==> flow/design.v <==
`timescale 1ns / 1ps
module clock_div  #(
	parameter int COUNT_VAL = 1)(
    input logic clock,
    input logic reset,
    output logic div_clock,
    output logic tick
    );
logic [$clog2(COUNT_VAL):0] count;
localparam COUNT_VAL_n = COUNT_VAL / 2;
assign tick = (count == COUNT_VAL_n - 1) && (div_clock == 1'b0);
always_ff @(posedge clock or posedge reset)
    begin
        if(reset) begin
           count <= 'b0;
           div_clock <= 'b0;
         end
         else if (count == COUNT_VAL_n -1) begin
           count <= 'b0;
           div_clock <= ~div_clock;
         end
         else begin
           count <= count +1;
           div_clock <= div_clock; 
         end
    end
endmodule
`timescale 1ns / 1ps
module vga_controller #( 
    parameter h_actv_pixel = 640,
    parameter h_sync_pulse = 96,
    parameter h_back_porch = 48,
    parameter h_front_porch = 16,
    parameter h_sync_pol = 0,
    parameter v_actv_pixel = 480,
    parameter v_sync_pulse = 2,
    parameter v_back_porch = 33,
    parameter v_front_porch = 10,
    parameter v_sync_pol = 0    
)(
    input logic clk,    
    input logic ce,     
    input logic reset,  
    output logic h_sync,  
    output logic v_sync,  
    output logic [11:0] h_counter_out,  
    output logic [11:0] v_counter_out,  
    output logic disp_enable   
    );
    localparam v_tot_pixel = v_sync_pulse + v_back_porch + v_actv_pixel + v_front_porch;
    localparam h_tot_pixel = h_sync_pulse + h_back_porch + h_actv_pixel + h_front_porch;
    localparam beg_of_v_sync = v_actv_pixel + v_front_porch ;
    localparam end_of_v_sync = v_sync_pulse + v_actv_pixel + v_front_porch -1 ;
    localparam beg_of_h_sync = h_actv_pixel + h_front_porch ;
    localparam end_of_h_sync = h_sync_pulse + h_actv_pixel + h_front_porch -1 ;
    logic [11:0]  v_counter;
    logic [11:0]  h_counter;
    always_ff @(posedge clk or  posedge reset )begin
        if (reset)begin     
            v_counter <= 0;  
            h_counter <= 0;
            h_sync <= ~h_sync_pol;
            v_sync <= ~v_sync_pol;
            h_counter_out <= 0;
            v_counter_out <= 0;
        end
        else if (ce) begin
            h_counter_out <= h_counter;
            v_counter_out <= v_counter;
            if (h_counter < (h_tot_pixel-1))begin
                h_counter <= h_counter + 1 ;
            end
            else begin
                h_counter <= 0;
                if (v_counter < (v_tot_pixel -1))
                    v_counter <= v_counter + 1 ;
                else 
                    v_counter <= 0;
            end
            if(h_counter >= beg_of_h_sync && h_counter <= end_of_h_sync)begin
                h_sync <= h_sync_pol; 
            end           
            else begin
                h_sync <= ~h_sync_pol;
            end
            if (v_counter >= beg_of_v_sync && v_counter <= end_of_v_sync)
                v_sync <= v_sync_pol;
            else
                v_sync <= ~v_sync_pol;
        end
    end 
    always_ff @(posedge clk or  posedge reset)begin
        if(reset)begin
            disp_enable <= 0;
        end
        else if (ce) begin
            if ((v_counter <= v_actv_pixel-1) & (h_counter <= h_actv_pixel-1) )
                disp_enable <= 1;
            else 
                disp_enable <= 0; 
            end
    end
endmodule
`timescale 1ns / 1ps
module line_drawer(
    input logic [11:0] nx0,ny0,nx1,ny1,
    input logic  disp_en,
    input logic [11:0] v_cntr,
    input logic [11:0] h_cntr,
    input logic clk,
    input logic ce,
    input logic rst, 
    input logic Vsync,
    output logic [11:0] y, x
    );
    logic [11:0] x0;
    logic [11:0] y0;
    logic [11:0] x1;
    logic [11:0] y1;
    logic [11:0] n,w;
    logic [11:0] w0,n0,w1,n1;
    localparam logic [1:0] set_drawer = 2'd0;
    localparam logic [1:0] loop_drawer = 2'd1;
    localparam logic [1:0] low_high = 2'd2;
    localparam logic [1:0] reset_state = 2'd3;
    logic [1:0] drw_s;  
    logic [11:0] dw,dn;
    int  D;
    localparam int offset_D = 32'hffff;
    logic [11:0] w_cntr;
    logic low_or_high;   
    logic n_dir ; 
    always_ff @(posedge clk or posedge rst)begin
            if(rst)begin
                x0 <= 12'd2;
                y0 <= 12'd7;
                x1 <= 12'd9;
                y1 <= 12'd2;
                w0 <= 'd0;
                n0 <= 'd0;
                w1 <= 'd0;
                n1 <= 'd0;
                n <= 'd0;
                w <= 'd0;
                dw <= 'd0;
                dn <= 'd0;
                D <= 0;
                n_dir <= 1'b0;
                low_or_high <= 1'b0;
                x <= 12'hfff;
                y <= 12'hfff;
                w_cntr <= 'd0;
                drw_s <= low_high;
            end 
            else if (ce) begin
                case(drw_s) 
                    low_high:begin
                                if(x0 >  x1 && y0 > y1 )begin
                                    if((x0 - x1) > (y0 - y1))begin
                                        low_or_high <= 1'b1 ;
                                    end
                                    else begin
                                        low_or_high <= 1'b0 ;
                                    end
                                end
                                else if(x0 >  x1 && y0 < y1 )begin
                                    if((x0 - x1) > (y1 - y0))begin
                                        low_or_high <= 1'b1 ;
                                    end
                                    else begin
                                        low_or_high <= 1'b0 ;
                                    end
                                end
                                else if(x0 <  x1 && y0 > y1 )begin
                                    if((x1 - x0) > (y0 - y1))begin
                                        low_or_high <= 1'b1 ;
                                    end
                                    else begin
                                        low_or_high <= 1'b0 ;
                                    end
                                end
                                else if(x0 <  x1 && y0 < y1 )begin
                                    if((x1 - x0) > (y1 - y0))begin
                                        low_or_high <= 1'b1 ;
                                    end
                                    else begin
                                        low_or_high <= 1'b0 ;
                                    end
                                end 
                                drw_s <= set_drawer;                                                                                            
                            end
                    set_drawer:begin
                                    if(low_or_high == 1'b1)begin  
                                        if(x0 > x1)begin 
                                            {w0, n0, w1, n1} <= {x1,y1,x0,y0}; 
                                            dw <= x0 - x1;
                                            if(y0 > y1) begin
                                                dn <= y0 - y1;
                                                D <= 2*(y0 - y1) - (x0 - x1) + offset_D; 
                                                n_dir <= 1'b0;  
                                            end
                                            else begin
                                                dn <= y1 - y0;
                                                D <= 2*(y1 - y0) - (x0 - x1) + offset_D; 
                                                n_dir <= 1'b0;  
                                            end
                                            n <= y1;
                                            w <= x1; 
                                            w_cntr <= 'd0;
                                            drw_s <= loop_drawer;
                                        end
                                        else begin
                                            {w0, n0, w1, n1} <= {x0,y0,x1,y1}; 
                                            dw <= x1 - x0;
                                            if(y1 > y0) begin
                                                dn <= y1 - y0;
                                                D <= 2*(y1 - y0) - (x1 - x0) + offset_D;
                                                n_dir <= 1'b1;  
                                            end
                                            else begin
                                                dn <= y0 - y1;
                                                D <= 2*(y0 - y1) - (x1 - x0) + offset_D;
                                                n_dir <= 1'b0;  
                                            end
                                            n <= y0;
                                            w <= x0; 
                                            w_cntr <= 'd0;
                                            drw_s <= loop_drawer;
                                        end
                                    end
                                    else begin     
                                        if(y0 > y1)begin 
                                           {w0, n0, w1, n1} <= {y1,x1,y0,x0}; 
                                           dw <= y0 - y1; 
                                           if(x0 > x1) begin
                                               dn <= x0 - x1;
                                               n_dir <= 1'b0;  
                                               D <= 2*(x0 - x1) - (y0 - y1) + offset_D;
                                           end
                                           else begin
                                               dn <= x1 - x0;
                                               n_dir <= 1'b1;  
                                               D <= 2*(x1 - x0) - (y0 - y1) + offset_D;
                                           end
                                           n <= x0;
                                           w <= y1; 
                                           w_cntr <= 'd0;
                                           drw_s <= loop_drawer;
                                        end
                                        else begin  
                                            {w0, n0, w1, n1} <= {y0,x0,y1,x1}; 
                                            dw <= y1 - y0;
                                            if(x0 > x1) begin
                                              dn <= x0 - x1;
                                              n_dir <= 1'b0;  
                                              D <= 2*(x0 - x1) - (y1 - y0) + offset_D;
                                            end
                                            else begin
                                              dn <= x1 - x0;
                                              n_dir <= 1'b1;  
                                              D <= 2*(x1 - x0) - (y1 - y0) + offset_D;
                                            end
                                            n <= x0;
                                            w <= y0; 
                                            w_cntr <= 'd0;
                                            drw_s <= loop_drawer;
                                        end
                                    end
                                end
                    loop_drawer:begin
                                    if(low_or_high == 1'b1)
                                        {x,y} <= {w,n};
                                    else
                                        {x,y} <= {n,w};
                                    if(  (low_or_high == 1'b1) && (h_cntr +1 == w0 + w_cntr) ||    ((low_or_high == 1'b0) && (v_cntr == w0 + w_cntr && h_cntr > n ) ))begin  
                                        w_cntr <= w_cntr + 1;  
                                        w <= w + 1;
                                        if( D > (12'd0 + offset_D) )begin   
                                            if(n_dir == 1'b0)begin 
                                                n <= n - 1;
                                            end
                                            if(n_dir == 1'b1)begin 
                                                n <= n + 1; 
                                            end
                                            D <= D - 2*dw  + 2*dn;
                                        end
                                        else begin
                                        D <= D + 2*dn;
                                        end
                                    end 
                                    if(((low_or_high == 1'b1) && (w_cntr + w0 == w1)) ||    ((low_or_high == 1'b0) && (w_cntr + w0 == w1+1))) begin  
                                        w_cntr <= 'd0; 
                                        n <= n0;
                                        w <= w0;
                                        drw_s <= set_drawer;   
                                    end
                                end
                endcase        
                if(x0 != nx0 || y0 != ny0 || x1 != nx1 || y1 != ny1)begin
                    {x0, y0, x1, y1} <= {nx0, ny0, nx1, ny1};
                    drw_s <= low_high;
                end
            end
        end
endmodule
`timescale 1ns / 1ps
module drawing_line_top(
    input logic clk,
    input logic rst,
    output logic Hsync,
    output logic Vsync,
    output logic [3:0] vgaRed,
    output logic [3:0] vgaGreen,
    output logic [3:0] vgaBlue,
    input logic [11:0] x0,y0,x1,y1,
    output logic disp_en,
    output logic vga_clk,
    output logic [11:0] v_cntr, h_cntr
    );
    logic  vga_clk_buff;
    logic  vga_ce;
    clock_div#(4) vga_clk_mod(.clock(clk), .reset(rst), .div_clock(vga_clk_buff), .tick(vga_ce) ); 
    logic [11:0] v_cntr_buff, h_cntr_buff;
    logic Hsync_buff, Vsync_buff, disp_en_buff;   
    vga_controller#(
         .h_actv_pixel(50), 
         .h_sync_pulse(2),
         .h_back_porch(1),
         .h_front_porch(3),
         .h_sync_pol(0),
         .v_actv_pixel(60),
         .v_sync_pulse(1),
         .v_back_porch(1),
         .v_front_porch(1),
         .v_sync_pol(0)
    ) vgatxt(.clk(clk), .ce(vga_ce), .reset(rst), .h_sync(Hsync_buff), .v_sync(Vsync_buff), .h_counter_out(h_cntr_buff), .v_counter_out(v_cntr_buff), .disp_enable(disp_en_buff));
    logic [11:0] pix_y,pix_x;  
    line_drawer drw1(.nx0(x0), .nx1(x1),.disp_en(disp_en_buff), .rst(rst), .Vsync(Vsync_buff), .ny0(y0), .ny1(y1), .v_cntr(v_cntr_buff), .h_cntr(h_cntr_buff), .clk(clk), .ce(vga_ce), .y(pix_y), .x(pix_x)); 
    logic [3:0] red_r, green_r, blue_r;  
    assign {vgaRed, vgaGreen, vgaBlue} = {red_r, green_r, blue_r}; 
    always_ff @(posedge clk or posedge rst)begin
        if (rst) begin
            {red_r, green_r, blue_r} <= {4'b0 ,4'b0 , 4'b0};
        end
        else if (vga_ce) begin
            if (( (h_cntr_buff == pix_x && v_cntr_buff == pix_y ))&& disp_en_buff == 1'b1 )begin
                {red_r, green_r, blue_r} <= {4'hf,4'b0,4'b0};
            end  
            else if (disp_en_buff == 1'b1) begin
                {red_r, green_r, blue_r} <= {4'b1111,4'b1111,4'b1111};
            end
            else begin
                {red_r, green_r, blue_r} <= {4'b0 ,4'b0 , 4'b0}; 
            end
        end
    end
    assign vga_clk = vga_clk_buff;
    always_ff @(posedge clk or posedge rst)begin
        if (rst) begin
            v_cntr <= 12'd0;
            h_cntr <= 12'd0;
            Vsync <= 1'b1;
            Hsync <= 1'b1;
            disp_en <= 1'b0;
        end
        else if (vga_ce) begin
            v_cntr <= v_cntr_buff;
            h_cntr <= h_cntr_buff;
            Vsync <= Vsync_buff;
            Hsync <= Hsync_buff;
            disp_en <= disp_en_buff;
        end
    end
endmodule
# From RTL to reports: drawing_line_top
# What the tools print for drawing_line_top, step after step.
# Lines are those of the file above, counted from 1.
# Not given: -
[inputs]
top = "drawing_line_top"
clock_port = "clk"
library = "sky130hd"
pvt_corner = "tt_025C_1v80"

# Elaborated design
# Yosys after proc, flatten, opt, wreduce and memory -nomap, before mapping. Memory bits, and registers merged into a memory's read port (data or address), are not among the register bits. Print and check cells are not counted.
[word_totals]
in_bits = 50
elab_cells = 207
reg_bits = 294
output_inout_bits = 40
[op_classes]
eq_ne = 17
n_cmp = 19
n_mux = 63
reduce_and_logical = 32
n_logic = 4
addsub = 38
[ops]
columns = ["operator", "n"]
rows = [
  ["two-way mux 12 bit", 28],
  ["two-way mux 32 bit", 9],
  ["adder 32 x 16 -> 32 bit (second input constant)", 8],
  ["subtractor 32 bit", 8],
  ["greater-than comparator 12 bit", 8],
  ["case mux 12 bit (select 2 bit)", 3],
  ["adder 32 x 13 -> 32 bit", 2],
  ["== test 32 bit", 2],
  ["case mux 32 bit (select 2 bit)", 1],
  ["adder 12 x 1 -> 12 bit (second input constant)", 5],
  ["subtractor 12 x 12 -> 13 bit", 4],
  ["subtractor 12 bit", 4],
  ["== test 12 bit", 4],
  ["!= test 12 bit", 4],
  ["<= comparator 12 x 6 -> 1 bit (second input constant)", 4],
  ["subtractor 32 x 13 -> 32 bit", 1],
  ["greater-than comparator 32 x 16 -> 1 bit (second input constant)", 1],
  ["adder 12 x 1 -> 13 bit (second input constant)", 2],
  ["less-than comparator 12 bit", 2],
  ["greater-or-equal comparator 12 x 6 -> 1 bit (second input constant)", 2],
  ["less-than comparator 12 x 6 -> 1 bit (second input constant)", 2],
  ["two-way mux 1 bit", 15],
  ["logical AND 1 bit", 14],
  ["adder 12 x 12 -> 13 bit", 1],
  ["subtractor 12 x 1 -> 12 bit (second input constant)", 1],
  ["adder 12 bit", 1],
  ["AND reduction 3 bit", 4],
  ["two-way mux 4 bit", 3],
]
# Other operator kinds: 17; their cells: 30.

# Longest topological paths
# Depth = most cells in a row (Yosys ltp): at word level without a register or memory, in the mapped netlist without a sequential cell, where the memories' decode and read muxes count.
[logic_depth]
ltp_word = 8
abc_area = 0
ltp_mapped = 25
mapped_depth_nobuf = 24

# After synthesis
# Source: synth_stat.txt of the flow (Yosys; design flattened, memories mapped). It holds for the ABC_AREA given above (unset counts as 0); a run with the other value may have another netlist.
[types]
columns = ["cell", "n", "type_area_um2"]
rows = [
  ["sky130_fd_sc_hd__dfrtp_1", 253, 6.33E+03],
  ["sky130_fd_sc_hd__ha_1", 363, 4.54E+03],
  ["sky130_fd_sc_hd__nand2_1", 556, 2.09E+03],
  ["sky130_fd_sc_hd__xnor2_1", 215, 1.88E+03],
  ["sky130_fd_sc_hd__o21ai_0", 328, 1.64E+03],
  ["sky130_fd_sc_hd__a21oi_1", 264, 1.32E+03],
  ["sky130_fd_sc_hd__nor2_1", 291, 1.09E+03],
  ["sky130_fd_sc_hd__xor2_1", 114, 998.458],
  ["sky130_fd_sc_hd__dfstp_2", 36, 945.907],
  ["sky130_fd_sc_hd__inv_1", 229, 859.574],
  ["sky130_fd_sc_hd__clkbuf_1", 159, 596.822],
  ["sky130_fd_sc_hd__a21o_1", 79, 593.069],
  ["sky130_fd_sc_hd__fa_1", 28, 560.538],
  ["sky130_fd_sc_hd__o211ai_1", 69, 517.997],
  ["sky130_fd_sc_hd__a211oi_1", 60, 450.432],
  ["sky130_fd_sc_hd__mux2i_1", 43, 430.413],
  ["sky130_fd_sc_hd__nand3_1", 77, 385.37],
  ["sky130_fd_sc_hd__nand4_1", 55, 344.08],
]
# Other cell types: 83; their cells: 696.
[synth_totals]
buf_cells = 205
mapped_area_um2 = 30867.1
seq_area_um2 = 7277.0
ffs = 289
mapped_cells = 3915
# By module: a second synthesis without flattening, with its own total; a netlist apart from the flattened one above.
[hier_totals]
hier_cells = 3488
area_unflattened_um2 = 29126.7
# Each row is one instance without its submodules.
[by_module]
columns = ["mod", "n_inst", "cells", "seq_area_um2", "mod_area_um2"]
rows = [
  ["line_drawer", 1, 3168, 5170.0, 25260.5],
  ["vga_controller", 1, 198, 1278.7, 2290.9],
  ["drawing_line_top", 1, 109, 728.2, 1413.9],
  ["clock_div (COUNT_VAL=4)", 1, 13, 100.1, 161.4],
]

# Worst setup path after synthesis
# Source: OpenSTA report_checks on the synthesized netlist (no wires, ideal clock, input and output delay 20% of the period each), path of least setup slack; recovery checks are left aside. Register names are those of the netlist, which keeps one name where synthesis merged equal registers.
[synth_path]
path_type = "flip-flop to flip-flop"
startpoint = "register drw1.y1[1]"
endpoint = "register drw1.D[16]"
path_stages = 21
path_slack_ps = 5202
arrival_time_ps = 4712
launch_ps = 0
period_ps = 10000
path_delay_ps = 4798
setup_ps = 86
required_time_ps = 9914
synth_period_reached_ps = 4798
# "path_delay_ps" is the arrival time less input delay plus setup time.
# "path_stages": output pins that drive a net of the path, with the launching flip-flop's if there is one; two outputs of one cell count as two.
# "synth_period_reached_ps" is the clock period less the worst setup slack; recovery checks do not enter. This is arithmetic on one report: input and output delays are still those of the set period (20% each).
# The rows between start and end are the longest chain of elaborated cells between them; the timing report does not say that the signal goes this way. Where chains are equally long, one stands for them.
# A line is the first line of the expression or statement that the cell stems from. Yosys adds cells for indexed reads and writes and turns some case tables into memories.
# A register here has more assigning lines than the two given.
[synth_between]
path_cell_list = "sky130_fd_sc_hd__dfstp_2 > sky130_fd_sc_hd__inv_1 > sky130_fd_sc_hd__ha_1 > sky130_fd_sc_hd__nor2b_1 > sky130_fd_sc_hd__o21ai_0 > sky130_fd_sc_hd__nand2_1 > sky130_fd_sc_hd__a21o_1 > sky130_fd_sc_hd__a21oi_1 > sky130_fd_sc_hd__xor2_1 > sky130_fd_sc_hd__ha_1 > sky130_fd_sc_hd__ha_1 > sky130_fd_sc_hd__or2_2 > sky130_fd_sc_hd__a21oi_1 > sky130_fd_sc_hd__a211oi_1 > sky130_fd_sc_hd__or3_1 > sky130_fd_sc_hd__a221oi_1 > sky130_fd_sc_hd__xnor2_1 > sky130_fd_sc_hd__a21oi_1 > sky130_fd_sc_hd__o21ai_0 > sky130_fd_sc_hd__o211ai_1 > sky130_fd_sc_hd__a32oi_1"
elab_chain_len = 7
cells_between = 28
classes_between = "add/sub: 18; compare: 2; mux: 8"
[synth_lines]
columns = ["item", "line", "source"]
rows = [
  ["start, declared", 119, "logic [11:0] y1;"],
  ["start, assigned", 138, "y1 <= 12'd2;"],
  ["subtractor 12 x 12 -> 13 bit", 261, "D <= 2*(x1 - x0) - (y1 - y0) + offset_D;"],
  ["subtractor 32 bit", 261, ""],
  ["adder 32 x 16 -> 32 bit", 261, ""],
  ["two-way mux 32 bit", 253, "if(x0 > x1) begin"],
  ["two-way mux 32 bit", 232, "if(y0 > y1)begin"],
  ["two-way mux 32 bit", 193, "if(low_or_high == 1'b1)begin"],
  ["case mux 32 bit (select 2 bit)", 156, "case(drw_s)"],
  ["end, assigned", 199, "D <= 2*(y0 - y1) - (x0 - x1) + offset_D;"],
  ["end, assigned", 204, "D <= 2*(y1 - y0) - (x0 - x1) + offset_D;"],
  ["end, declared", 128, "int  D;"],
]

# Path in the finished layout
# From the final timing report of flow run A: the path of least setup slack in the routed layout; clock arrival at registers is part of the times.
# The report prints the path's times to 10 ps; the period is as set.
[layout_path]
path_type = "flip-flop to flip-flop"
startpoint = "register drw1.y0[0]"
endpoint = "register drw1.D[13]"
path_stages = 21
period_ps = 6110
arrival_time_ps = 6220
launch_ps = 560
path_slack_ps = 320
setup_ps = 140
required_time_ps = 6540
# The rows between start and end are the longest chain of elaborated cells between them; the timing report does not say that the signal goes this way. Where chains are equally long, one stands for them.
# A register here has more assigning lines than the two given.
[layout_between]
path_cell_list = "sky130_fd_sc_hd__dfstp_2 > sky130_fd_sc_hd__inv_1 > sky130_fd_sc_hd__ha_1 > sky130_fd_sc_hd__inv_1 > sky130_fd_sc_hd__fa_1 > sky130_fd_sc_hd__a21o_1 > sky130_fd_sc_hd__a21oi_1 > sky130_fd_sc_hd__xnor2_1 > sky130_fd_sc_hd__inv_1 > sky130_fd_sc_hd__ha_1 > sky130_fd_sc_hd__ha_1 > sky130_fd_sc_hd__a21oi_1 > sky130_fd_sc_hd__nor2b_1 > sky130_fd_sc_hd__o21ai_0 > sky130_fd_sc_hd__a21oi_1 > sky130_fd_sc_hd__a2111oi_1 > sky130_fd_sc_hd__nor2_1 > sky130_fd_sc_hd__xnor2_1 > sky130_fd_sc_hd__o21ai_0 > sky130_fd_sc_hd__a211oi_1 > sky130_fd_sc_hd__nor3_1"
elab_chain_len = 7
cells_between = 28
classes_between = "add/sub: 18; compare: 2; mux: 8"
[layout_lines]
columns = ["item", "line", "source"]
rows = [
  ["start, declared", 117, "logic [11:0] y0;"],
  ["start, assigned", 136, "y0 <= 12'd7;"],
  ["subtractor 12 x 12 -> 13 bit", 261, "D <= 2*(x1 - x0) - (y1 - y0) + offset_D;"],
  ["subtractor 32 bit", 261, ""],
  ["adder 32 x 16 -> 32 bit", 261, ""],
  ["two-way mux 32 bit", 253, "if(x0 > x1) begin"],
  ["two-way mux 32 bit", 232, "if(y0 > y1)begin"],
  ["two-way mux 32 bit", 193, "if(low_or_high == 1'b1)begin"],
  ["case mux 32 bit (select 2 bit)", 156, "case(drw_s)"],
  ["end, assigned", 199, "D <= 2*(y0 - y1) - (x0 - x1) + offset_D;"],
  ["end, assigned", 204, "D <= 2*(y1 - y0) - (x0 - x1) + offset_D;"],
  ["end, declared", 128, "int  D;"],
]

Data sheet: physical implementation of drawing_line_top

Measured results for drawing_line_top: 2 stored runs of the Yosys and OpenROAD flow on sky130hd. The settings differ; the order carries no meaning. The constraints put input and output delay at 20% of the set period each and load the outputs with 0.01 pF.
"period_reached_ps" = clock period - worst setup slack. The figure is calculated, with input and output delays left at 20% of the set period.
"worst_path_allowed_less_slack_ps" means the part of the period allowed to the worst setup path (the constraints hold back 20% at inputs and 20% at outputs) less its slack; where the path has registers, the arrival times of their clocks count too.
"worst_path_allowed_less_slack_ps" is given in steps of 10 ps.

# flow run A
==> flow/run.sh <==
#!/bin/bash
# the make line also repeats the synthesis and layout settings of config.mk as NAME=value (left out here)
make -C /OpenROAD-flow-scripts/flow DESIGN_CONFIG=/design/flow/config.mk WORK_HOME=/design/flow/orfs CLKGATE_MAP_FILE= finish
==> flow/config.mk <==
export PLATFORM = sky130hd
export DESIGN_NAME = drawing_line_top
export DESIGN_NICKNAME = drawing_line_top
export VERILOG_FILES = /design/flow/design.v
export SDC_FILE = /design/flow/constraint.sdc
export NUM_CORES = 4
export LEC_CHECK = 0
export CAP_MARGIN = 20
export CORE_MARGIN = 2
export CORE_UTILIZATION = 56
export SLEW_MARGIN = 20
==> flow/constraint.sdc <==
create_clock -name core_clock -period 6.11 [get_ports {clk}]
set_input_delay 1.2220 -clock core_clock [delete_from_list [all_inputs] [get_ports {clk}]]
set_output_delay 1.2220 -clock core_clock [all_outputs]
set_load 0.01 [all_outputs]

==> flow run A: results <==
ws_setup_ps=322
worst_path_allowed_less_slack_ps=5790
critical_path_kind="flip-flop to flip-flop"
finalUtil_pct=61.8
post_route_stdcell_area_um2=33853.7
fin_tns_ps=0
period_reached_ps=5788
final_hold_ws_ps=469
yosys.chip_area_um2=30867.1
design_die_area_um2=57013.5

# flow run B
==> flow/run.sh <==
#!/bin/bash
# the make line also repeats the synthesis and layout settings of config.mk as NAME=value (left out here)
make -C /OpenROAD-flow-scripts/flow DESIGN_CONFIG=/design/flow/config.mk WORK_HOME=/design/flow/orfs CLKGATE_MAP_FILE= finish
==> flow/config.mk <==
export PLATFORM = sky130hd
export DESIGN_NAME = drawing_line_top
export DESIGN_NICKNAME = drawing_line_top
export VERILOG_FILES = /design/flow/design.v
export SDC_FILE = /design/flow/constraint.sdc
export NUM_CORES = 4
export LEC_CHECK = 0
export CAP_MARGIN = 20
export CORE_MARGIN = 2
export CORE_UTILIZATION = 40
export SLEW_MARGIN = 20
==> flow/constraint.sdc <==
create_clock -name core_clock -period 6.11 [get_ports {clk}]
set_input_delay 1.2220 -clock core_clock [delete_from_list [all_inputs] [get_ports {clk}]]
set_output_delay 1.2220 -clock core_clock [all_outputs]
set_load 0.01 [all_outputs]

==> flow run B: results <==
ws_setup_ps=572
worst_path_allowed_less_slack_ps=5540
critical_path_kind="flip-flop to flip-flop"
finalUtil_pct=44.8
post_route_stdcell_area_um2=34124.0
fin_tns_ps=0
period_reached_ps=5538
final_hold_ws_ps=461
yosys.chip_area_um2=30867.1
design_die_area_um2=79405.6
